==> flow/design.v <==
    `timescale 1ns / 1ps
    module chip8_cpu (
        input wire clk,
        input wire reset,
        input wire [7:0] mem_data_in,
        input wire [15:0] key_pressed,
        output reg mem_read,
        output reg [11:0] mem_addr_out,
        output reg [7:0] mem_data_out,
        output reg mem_write
    );
        reg [11:0]    pc;
        reg [11:0]    I;
        reg [7:0]     V[0:15];
        reg [15:0]    opcode;
        reg [3:0]     state;
        reg [3:0]     pc_data;
        reg [11:0]    stack[0:15];
        reg [7:0]     opcode_fh;
        reg [7:0]     opcode_sh;
        reg [7:0]     delay_timer,sound_timer; 
        reg [20:0]    one_hz;
        reg [3:0]     i;
        reg [15:0]    lfsr;       
        reg [1:0]     bcd_step;   
        wire [7:0]    vx = V[opcode[11:8]];
        wire [7:0]    vy = V[opcode[7:4]];
        wire [8:0]    add_xy = {1'b0, vx} + {1'b0, vy};
        wire [7:0]    bcd_h = vx / 8'd100;
        wire [7:0]    bcd_t = (vx / 8'd10) % 8'd10;
        wire [7:0]    bcd_o = vx % 8'd10;
        reg  [3:0]    key_idx;
        integer       k;
        always @(*) begin
            key_idx = 4'd0;
            for (k = 15; k >= 0; k = k - 1)
                if (key_pressed[k]) key_idx = k[3:0];
        end
        localparam FETCH1 = 0;
        localparam FETCH1_WAIT = 1;
        localparam FETCH2 = 2;
        localparam FETCH2_WAIT = 3;
        localparam LASTFETCH = 4;
        localparam EXECUTE = 5;
        localparam LASTFETCH_WAIT = 6;
        localparam STORE = 7;
        localparam RETRIEVE = 8;
        localparam RETRIEVE_WAIT = 9;
        localparam RETRIEVE_WAIT2 = 10;
        localparam BCD = 11;
        localparam KEYWAIT = 12;
        always @(posedge clk or posedge reset) begin
            if(reset) begin
                pc <= 12'h200;
                state <= FETCH1;
                opcode <= 0;
                I <= 12'd0;
                opcode_fh <= 0;
                opcode_sh <= 0;
                mem_read <= 0;
                mem_write <= 0;
                delay_timer <= 0;
                pc_data <= 0;
                one_hz <= 0;
                sound_timer <= 0;
                lfsr <= 16'hACE1;
                bcd_step <= 0;
            end else begin
                if (one_hz == 833333) begin  
                    one_hz <= 0;
                    if (delay_timer > 0)
                        delay_timer <= delay_timer - 1;
                    if (sound_timer > 0)
                        sound_timer <= sound_timer - 1;
                end else begin
                    one_hz <= one_hz + 1;
                end
                mem_read <= 0;
                mem_write <= 0;
            case(state)
                FETCH1: begin
                    mem_addr_out <= pc;
                    mem_read <= 1;
                    state <= FETCH1_WAIT;
                end
                FETCH1_WAIT: begin
                    state <= FETCH2;
                end
                FETCH2: begin
                    opcode_fh <= mem_data_in;
                    mem_addr_out <= pc + 1;
                    mem_read <= 1;
                    state <= FETCH2_WAIT;
                end
                FETCH2_WAIT: begin
                    state <= LASTFETCH;
                end
                LASTFETCH: begin
                    opcode_sh <= mem_data_in;
                    state <= LASTFETCH_WAIT;
                end 
                LASTFETCH_WAIT: begin
                    opcode <= {opcode_fh, opcode_sh};
                    state <= EXECUTE;
                end
                EXECUTE: begin
                    pc <= pc + 2;
                    state <= FETCH1;
                    case(opcode[15:12])                     
                        4'h6: begin
                            V[opcode[11:8]] <= opcode[7:0];
                        end
                        4'h7: begin
                            V[opcode[11:8]] <= V[opcode[11:8]] + opcode[7:0];
                        end
                        4'h1: begin
                            pc <= opcode[11:0];
                        end 
                        4'h2: begin
                            stack[pc_data] <= pc + 2;
                            pc <= opcode[11:0];
                            pc_data <= pc_data + 1;
                        end
                        4'h9: begin
                            if (vx != vy)
                                pc <= pc + 4;
                        end
                        4'h5: begin
                            if (vx == vy)
                                pc <= pc + 4;
                        end
                        4'h3: begin
                            if (vx == opcode[7:0])
                                pc <= pc + 4;
                        end
                        4'h4: begin
                            if (vx != opcode[7:0])
                                pc <= pc + 4;
                        end
                        4'h8: begin
                            case(opcode[3:0])
                                4'h0: V[opcode[11:8]] <= vy;
                                4'h1: V[opcode[11:8]] <= vx | vy;
                                4'h2: V[opcode[11:8]] <= vx & vy;
                                4'h3: V[opcode[11:8]] <= vx ^ vy;
                                4'h4: begin
                                    V[opcode[11:8]] <= add_xy[7:0];
                                    V[15] <= {7'd0, add_xy[8]};
                                end
                                4'h5: begin
                                    V[opcode[11:8]] <= vx - vy;
                                    V[15] <= {7'd0, vx >= vy};
                                end
                                4'h6: begin
                                    V[opcode[11:8]] <= vx >> 1;
                                    V[15] <= {7'd0, vx[0]};
                                end 
                                4'h7: begin
                                    V[opcode[11:8]] <= vy - vx;
                                    V[15] <= {7'd0, vy >= vx};
                                end
                                4'hE: begin
                                    V[opcode[11:8]] <= vx << 1;
                                    V[15] <= {7'd0, vx[7]};
                                end
                                default: ;
                            endcase
                        end
                        4'hA: begin 
                            I <= opcode[11:0];
                        end
                        4'hB: begin
                            pc <= opcode[11:0] + {4'd0, V[0]};
                        end
                        4'hC: begin
                            V[opcode[11:8]] <= opcode[7:0] & lfsr[7:0];
                            lfsr <= {lfsr[14:0], lfsr[15] ^ lfsr[13] ^ lfsr[12] ^ lfsr[10]};
                        end
                        4'hE: begin
                            case(opcode[7:0])
                                8'h9E: begin
                                    if (key_pressed[vx[3:0]])
                                        pc <= pc + 4;
                                end
                                8'hA1: begin
                                    if (key_pressed[vx[3:0]] != 1)
                                        pc <= pc + 4;
                                end
                                default: ;
                            endcase        
                        end    
                        4'hF: begin
                            case(opcode[7:0])
                                8'h07: begin
                                    V[opcode[11:8]] <= delay_timer;
                                end
                                8'h0A: begin
                                    pc <= pc;
                                    state <= KEYWAIT;
                                end
                                8'h15: begin
                                    delay_timer <= V[opcode[11:8]];
                                end
                                8'h18: begin
                                    sound_timer <= V[opcode[11:8]];
                                end
                                8'h1E: begin
                                    I <= I + V[opcode[11:8]];
                                end
                                8'h29: begin
                                    I <= {8'd0, vx[3:0]} * 12'd5;
                                end
                                8'h33: begin
                                    pc <= pc;
                                    bcd_step <= 0;
                                    state <= BCD;
                                end
                                8'h55: begin
                                    pc <= pc;
                                    i <= 0;
                                    state <= STORE;
                                end
                                8'h65: begin
                                    pc <= pc;
                                    i <= 0;
                                    state <= RETRIEVE;
                                end 
                                default: ;
                            endcase
                        end
                        4'hD: begin    
                        end
                        4'h0: begin
                            if (opcode[11:0] == 12'h0EE) begin
                                pc <= stack[pc_data - 1];
                                pc_data <= pc_data - 1;
                            end
                        end
                        default: ;
                    endcase 
                end
                STORE: begin 
                    mem_addr_out <= I + i;
                    mem_data_out <= V[i];
                    mem_write <= 1;
                    if (i == opcode[11:8]) begin
                        pc <= pc + 2;
                        state <= FETCH1;
                    end else begin
                        i <= i+1;
                        state <= STORE;
                    end
                end
                RETRIEVE: begin
                    mem_addr_out <= I + i;
                    mem_read <= 1;
                    state <= RETRIEVE_WAIT;
                end
                RETRIEVE_WAIT: begin
                    state <= RETRIEVE_WAIT2;
                end
                RETRIEVE_WAIT2: begin
                  V[i] <= mem_data_in;
                  if (i == opcode[11:8]) begin
                      pc <= pc + 2;
                      state <= FETCH1;
                  end else begin
                      i <= i + 1;
                      state <= RETRIEVE;
                  end
                end
                BCD: begin
                    mem_addr_out <= I + bcd_step;
                    mem_data_out <= (bcd_step == 0) ? bcd_h : (bcd_step == 1) ? bcd_t : bcd_o;
                    mem_write <= 1;
                    if (bcd_step == 2) begin
                        pc <= pc + 2;
                        state <= FETCH1;
                    end else begin
                        bcd_step <= bcd_step + 1;
                    end
                end
                KEYWAIT: begin
                    if (key_pressed != 16'd0) begin
                        V[opcode[11:8]] <= {4'd0, key_idx};
                        pc <= pc + 2;
                        state <= FETCH1;
                    end
                end
                default: state <= FETCH1;
            endcase
          end
        end
    endmodule
# From RTL to reports: chip8_cpu
# The steps from the RTL of chip8_cpu to its reports follow in flow order.
# Line numbers count from 1 in the design file above.
# Library cell names are shortened.
# The mark - stands for no value.
# inputs
top	chip8_cpu
clk_port	clk
cell_library	sky130hd
lib_corner	tt_025C_1v80

# Word-level counts
# Counts by Yosys on the flattened word-level netlist (proc, flatten, opt, wreduce). Print and check cells are left out.
# word_totals
output_inout_bits	22
wordCells	910
ff_bits	457
inputBits	26
# op_classes
add_sub_neg	17
n_eq	377
cmp	3
n_shift	1
n_mul	1
n_div	4
n_logic	8
n_mux	385
reduce_and_logical	66
# ops
cell	n
two-way mux 8 bit	279
parallel mux 8 bit (select 9 bit)	16
parallel mux 8 bit (select 5 bit)	16
!= test 4 bit (second input constant)	139
parallel mux 8 bit (select 3 bit)	16
parallel mux 8 bit (select 16 bit)	3
AND reduction 21 bit	15
== test 4 bit (second input constant)	53
!= test 3 bit (second input constant)	67
parallel mux 12 bit (select 16 bit)	1
two-way mux 12 bit	11
== test 4 x 3 -> 1 bit (second input constant)	32
parallel mux 12 bit (select 9 bit)	1
parallel mux 12 bit (select 4 bit)	2
two-way mux 4 bit	24
!= test 2 bit (second input constant)	40
parallel mux 12 bit (select 2 bit)	3
AND reduction 4 bit	17
== test 4 x 2 -> 1 bit (second input constant)	16
remainder unit 8 x 4 -> 8 bit (second input constant)	2
divider 8 x 7 -> 8 bit (second input constant)	1
parallel mux 4 bit (select 13 bit)	1
== test 4 x 1 -> 1 bit (second input constant)	8
logical NOT 4 bit	8
divider 8 x 4 -> 8 bit (second input constant)	1
adder 12 x 8 -> 12 bit	2
adder 21 x 1 -> 21 bit (second input constant)	1
== test 21 x 20 -> 1 bit (second input constant)	1
# Other operator kinds: 57; their cells: 86.

# Depth
# Longest topological path by Yosys (ltp), each cell counted once; first at word level (registers and memories cut), then after technology mapping (sequential cells cut; the memories' decode and read muxes count).
# logic_depth
word_depth	19
ABC_AREA	1
depth_mapped	79
ltp_nobuf	78

# Mapped cells and area
# Source: synth_stat.txt of the flow (Yosys; design flattened, memories mapped). It holds for the ABC_AREA given above (unset counts as 0); a run with the other value may have another netlist.
# Totals and module areas in this step are rounded.
# types
cell	n	type_area_um2
edfxtp_1	344	1.03E+04
dfrtp_1	112	2.8E+03
nand2_1	663	2.49E+03
inv_1	422	1.58E+03
ha_1	112	1.4E+03
nor2_1	304	1.14E+03
o21ai_0	203	1.02E+03
nand3_1	134	670.643
a21oi_1	131	655.629
a221oi_1	61	534.262
nand4_1	67	419.152
o22ai_1	63	394.128
dfstp_2	10	262.752
xor2_1	29	253.994
o2111ai_1	27	236.477
o211ai_1	31	232.723
nor3_1	45	225.216
clkbuf_1	56	210.202
# Other cell types: 52; their cells: 330.
# mapped
yosys_area_um2	27000
ffs	466
mapped_cells	3144
seqArea_um2	13000
buffers	64

# Path before layout
# Source: OpenSTA report_checks on the synthesized netlist (no wires, ideal clock, input and output delay 20% of the period each), path of least setup slack; recovery checks are left aside. Register names are those of the netlist, which keeps one name where synthesis merged equal registers.
# synth_timing
path_type	flip-flop to flip-flop
startpoint	reg opcode[11]
endpoint	reg mem_data_out[5]
t_first_pin_ns	0.000
stages	72
setup_time_ns	0.262
slack_ns	3.607
t_required_ns	11.738
arrival_ns	8.131
n_path_buf	1
period_ns	12.0
delay_ns	8.393
synth_period_reached_ns	8.393
# "delay_ns" is the arrival time less input delay plus setup time.
# "stages": output pins that drive a net of the path, with the launching flip-flop's if there is one; two outputs of one cell count as two.
# "synth_period_reached_ns" = period - worst setup slack (recovery checks aside). The figure is calculated, with input and output delays left at 20% of the set period.
# Between the ends stands the longest chain of elaborated cells between them, by number of cells; it is not shown to be the way that was timed. Of several equally long chains one is given.
# Each line given opens the expression or statement behind the cell; cells for indexed reads and writes are added by Yosys, which also makes memories of some case tables.
# synth_via
path_cell_list	dfrtp_1 buf_6 inv_2 nand2_1 nor2_1 inv_2 o22ai_1 nor2_1 nand2_1 nor2_1 nor2_4 ha_1 and3_1 nand2_2 inv_2 nor2_1 ha_1 o21ai_0 (+36 left out) ha_1 nand2_1 inv_1 a221oi_1 nand2_1 inv_1 nand3_1 nand2_1 nand4_4 nand3_1 nand2_1 ha_1 nand3_1 nand2_1 nor2_1 nand3_1 nand3_1 nand2_1
elab_chain_cells	7
cone_cells	24
cone_classes	div: 4; eq/ne: 15; mux: 4; reduce/logical: 1
# synth_lines
element	line	text
from (decl)	15	reg [15:0]    opcode;
from (assign)	56	opcode <= 0;
from (assign)	103	opcode <= {opcode_fh, opcode_sh};
== test 4 bit	26	wire [7:0]    vx = V[opcode[11:8]];
parallel mux 8 bit (select 16 bit)	26
divider 8 x 4 -> 8 bit	30	wire [7:0]    bcd_t = (vx / 8'd10) % 8'd10;
remainder unit 8 x 4 -> 8 bit	30
two-way mux 8 bit (2 in a row)	274	mem_data_out <= (bcd_step == 0) ? bcd_h : (bcd_step == 1) ? bcd_t : bcd_o;
parallel mux 8 bit (select 2 bit)	80	case(state)
to (assign)	244	mem_data_out <= V[i];
to (assign)	274
to (decl)	9	output reg [7:0] mem_data_out,

# Path in the finished layout
# Path of least setup slack in the final report of run 1 (OpenROAD, finished layout, wires in). Where an end is a register, its clock arrival counts in the times.
# layout_timing
path_type	flip-flop to flip-flop
startpoint	reg opcode[9]
endpoint	reg mem_data_out[5]
setup_time_ns	0.23
stages	70
t_first_pin_ns	0.62
slack_ns	1.35
t_required_ns	12.40
n_path_buf	0
arrival_ns	11.05
period_ns	12.0
# Between the ends stands the longest chain of elaborated cells between them, by number of cells; it is not shown to be the way that was timed. Of several equally long chains one is given.
# layout_via
path_cell_list	dfrtp_1 nand2_8 nor2_1 nand2_1 o21ai_1 nor2_1 nand2_1 nor2_1 nor2_4 ha_1 and3_1 nand2_2 inv_2 nor2_1 ha_1 o21ai_0 nand2_1 nand2_1 (+34 left out) ha_1 a21oi_1 o21ai_0 a221oi_1 nand2_1 inv_1 nand3_1 nand2_1 nand4_4 nand3_1 nand2_1 ha_1 nand3_1 nand2_1 nor2_1 nand3_1 nand3_1 nand2_1
elab_chain_cells	7
cone_cells	24
cone_classes	div: 4; eq/ne: 15; mux: 4; reduce/logical: 1
# layout_lines
element	line	text
from (decl)	15	reg [15:0]    opcode;
from (assign)	56	opcode <= 0;
from (assign)	103	opcode <= {opcode_fh, opcode_sh};
== test 4 bit	26	wire [7:0]    vx = V[opcode[11:8]];
parallel mux 8 bit (select 16 bit)	26
divider 8 x 4 -> 8 bit	30	wire [7:0]    bcd_t = (vx / 8'd10) % 8'd10;
remainder unit 8 x 4 -> 8 bit	30
two-way mux 8 bit (2 in a row)	274	mem_data_out <= (bcd_step == 0) ? bcd_h : (bcd_step == 1) ? bcd_t : bcd_o;
parallel mux 8 bit (select 2 bit)	80	case(state)
to (assign)	244	mem_data_out <= V[i];
to (assign)	274
to (decl)	9	output reg [7:0] mem_data_out,

# Settings and measured results of 4 stored flow runs for module chip8_cpu (sky130hd), not sorted in any way. The constraints put input and output delay at 20% of the set period each and load the outputs with 0.01 pF.
# By "period_reached_ns" is meant the clock period of the run minus its worst setup slack. This is arithmetic on one report: input and output delays are still those of the set period (20% each).
# "worst_path_time_ns" = time allowed to the worst setup path (clock period - input delay - output delay, where it has them) - its slack; a late launch clock adds to it, a late capture clock takes from it.
# "power_total_w" is the tool's figure for a default switching activity; nothing was simulated.
# The results are shown rounded.
# Among the settings, n/a means not set for that run.
item,run 1,run 2,run 3,run 4
ABC_AREA,1,1,1,n/a
CAP_MARGIN,40,40,20,25
CELL_PAD_IN_SITES_GLOBAL_PLACEMENT,2,2,n/a,n/a
CORE_UTILIZATION,30,30,16,59
CTS_CLUSTER_DIAMETER,114,114,n/a,114
CTS_CLUSTER_SIZE,84,84,n/a,n/a
GPL_ROUTABILITY_DRIVEN,0,0,1,n/a
HOLD_SLACK_MARGIN,0.29,0.29,n/a,n/a
MAX_ROUTING_LAYER,met4,met4,met4,met4
TNS_END_PERCENT,35,90,n/a,n/a
period_ns,12.0,7.79,11.0,6.93
CORE_MARGIN,2,2,2,5
SLEW_MARGIN,20,15,20,0
CELL_PAD_IN_SITES_DETAIL_PLACEMENT,n/a,2,2,n/a
CORE_ASPECT_RATIO,n/a,1.29,0.62,n/a
GPL_TIMING_DRIVEN,n/a,n/a,1,0
MIN_ROUTING_LAYER,n/a,n/a,met2,n/a
PLACE_DENSITY,n/a,n/a,n/a,0.66
worst_hold_slack_ns,0.36,0.33,0.33,0.35
total_die_area_um2,94000,94000,180000,52000
post_route_util_pct,34,37,20,69
setup_tns_ns,0.000,-6.3,0.000,-33
worst_setup_slack_ns,1.3,-0.90,1.1,-4.0
period_reached_ns,10.652,8.694,9.949,10.894
worst_path_time_ns,10.65,8.69,9.95,10.89
worst_path_kind,flip-flop to flip-flop,flip-flop to flip-flop,flip-flop to flip-flop,flip-flop to flip-flop
power_total_w,0.0052,0.0085,0.0072,0.0087
finish.stdcell_area_um2,31000,33000,35000,33000
yosys.chip_area_um2,27000,27000,27000,28000
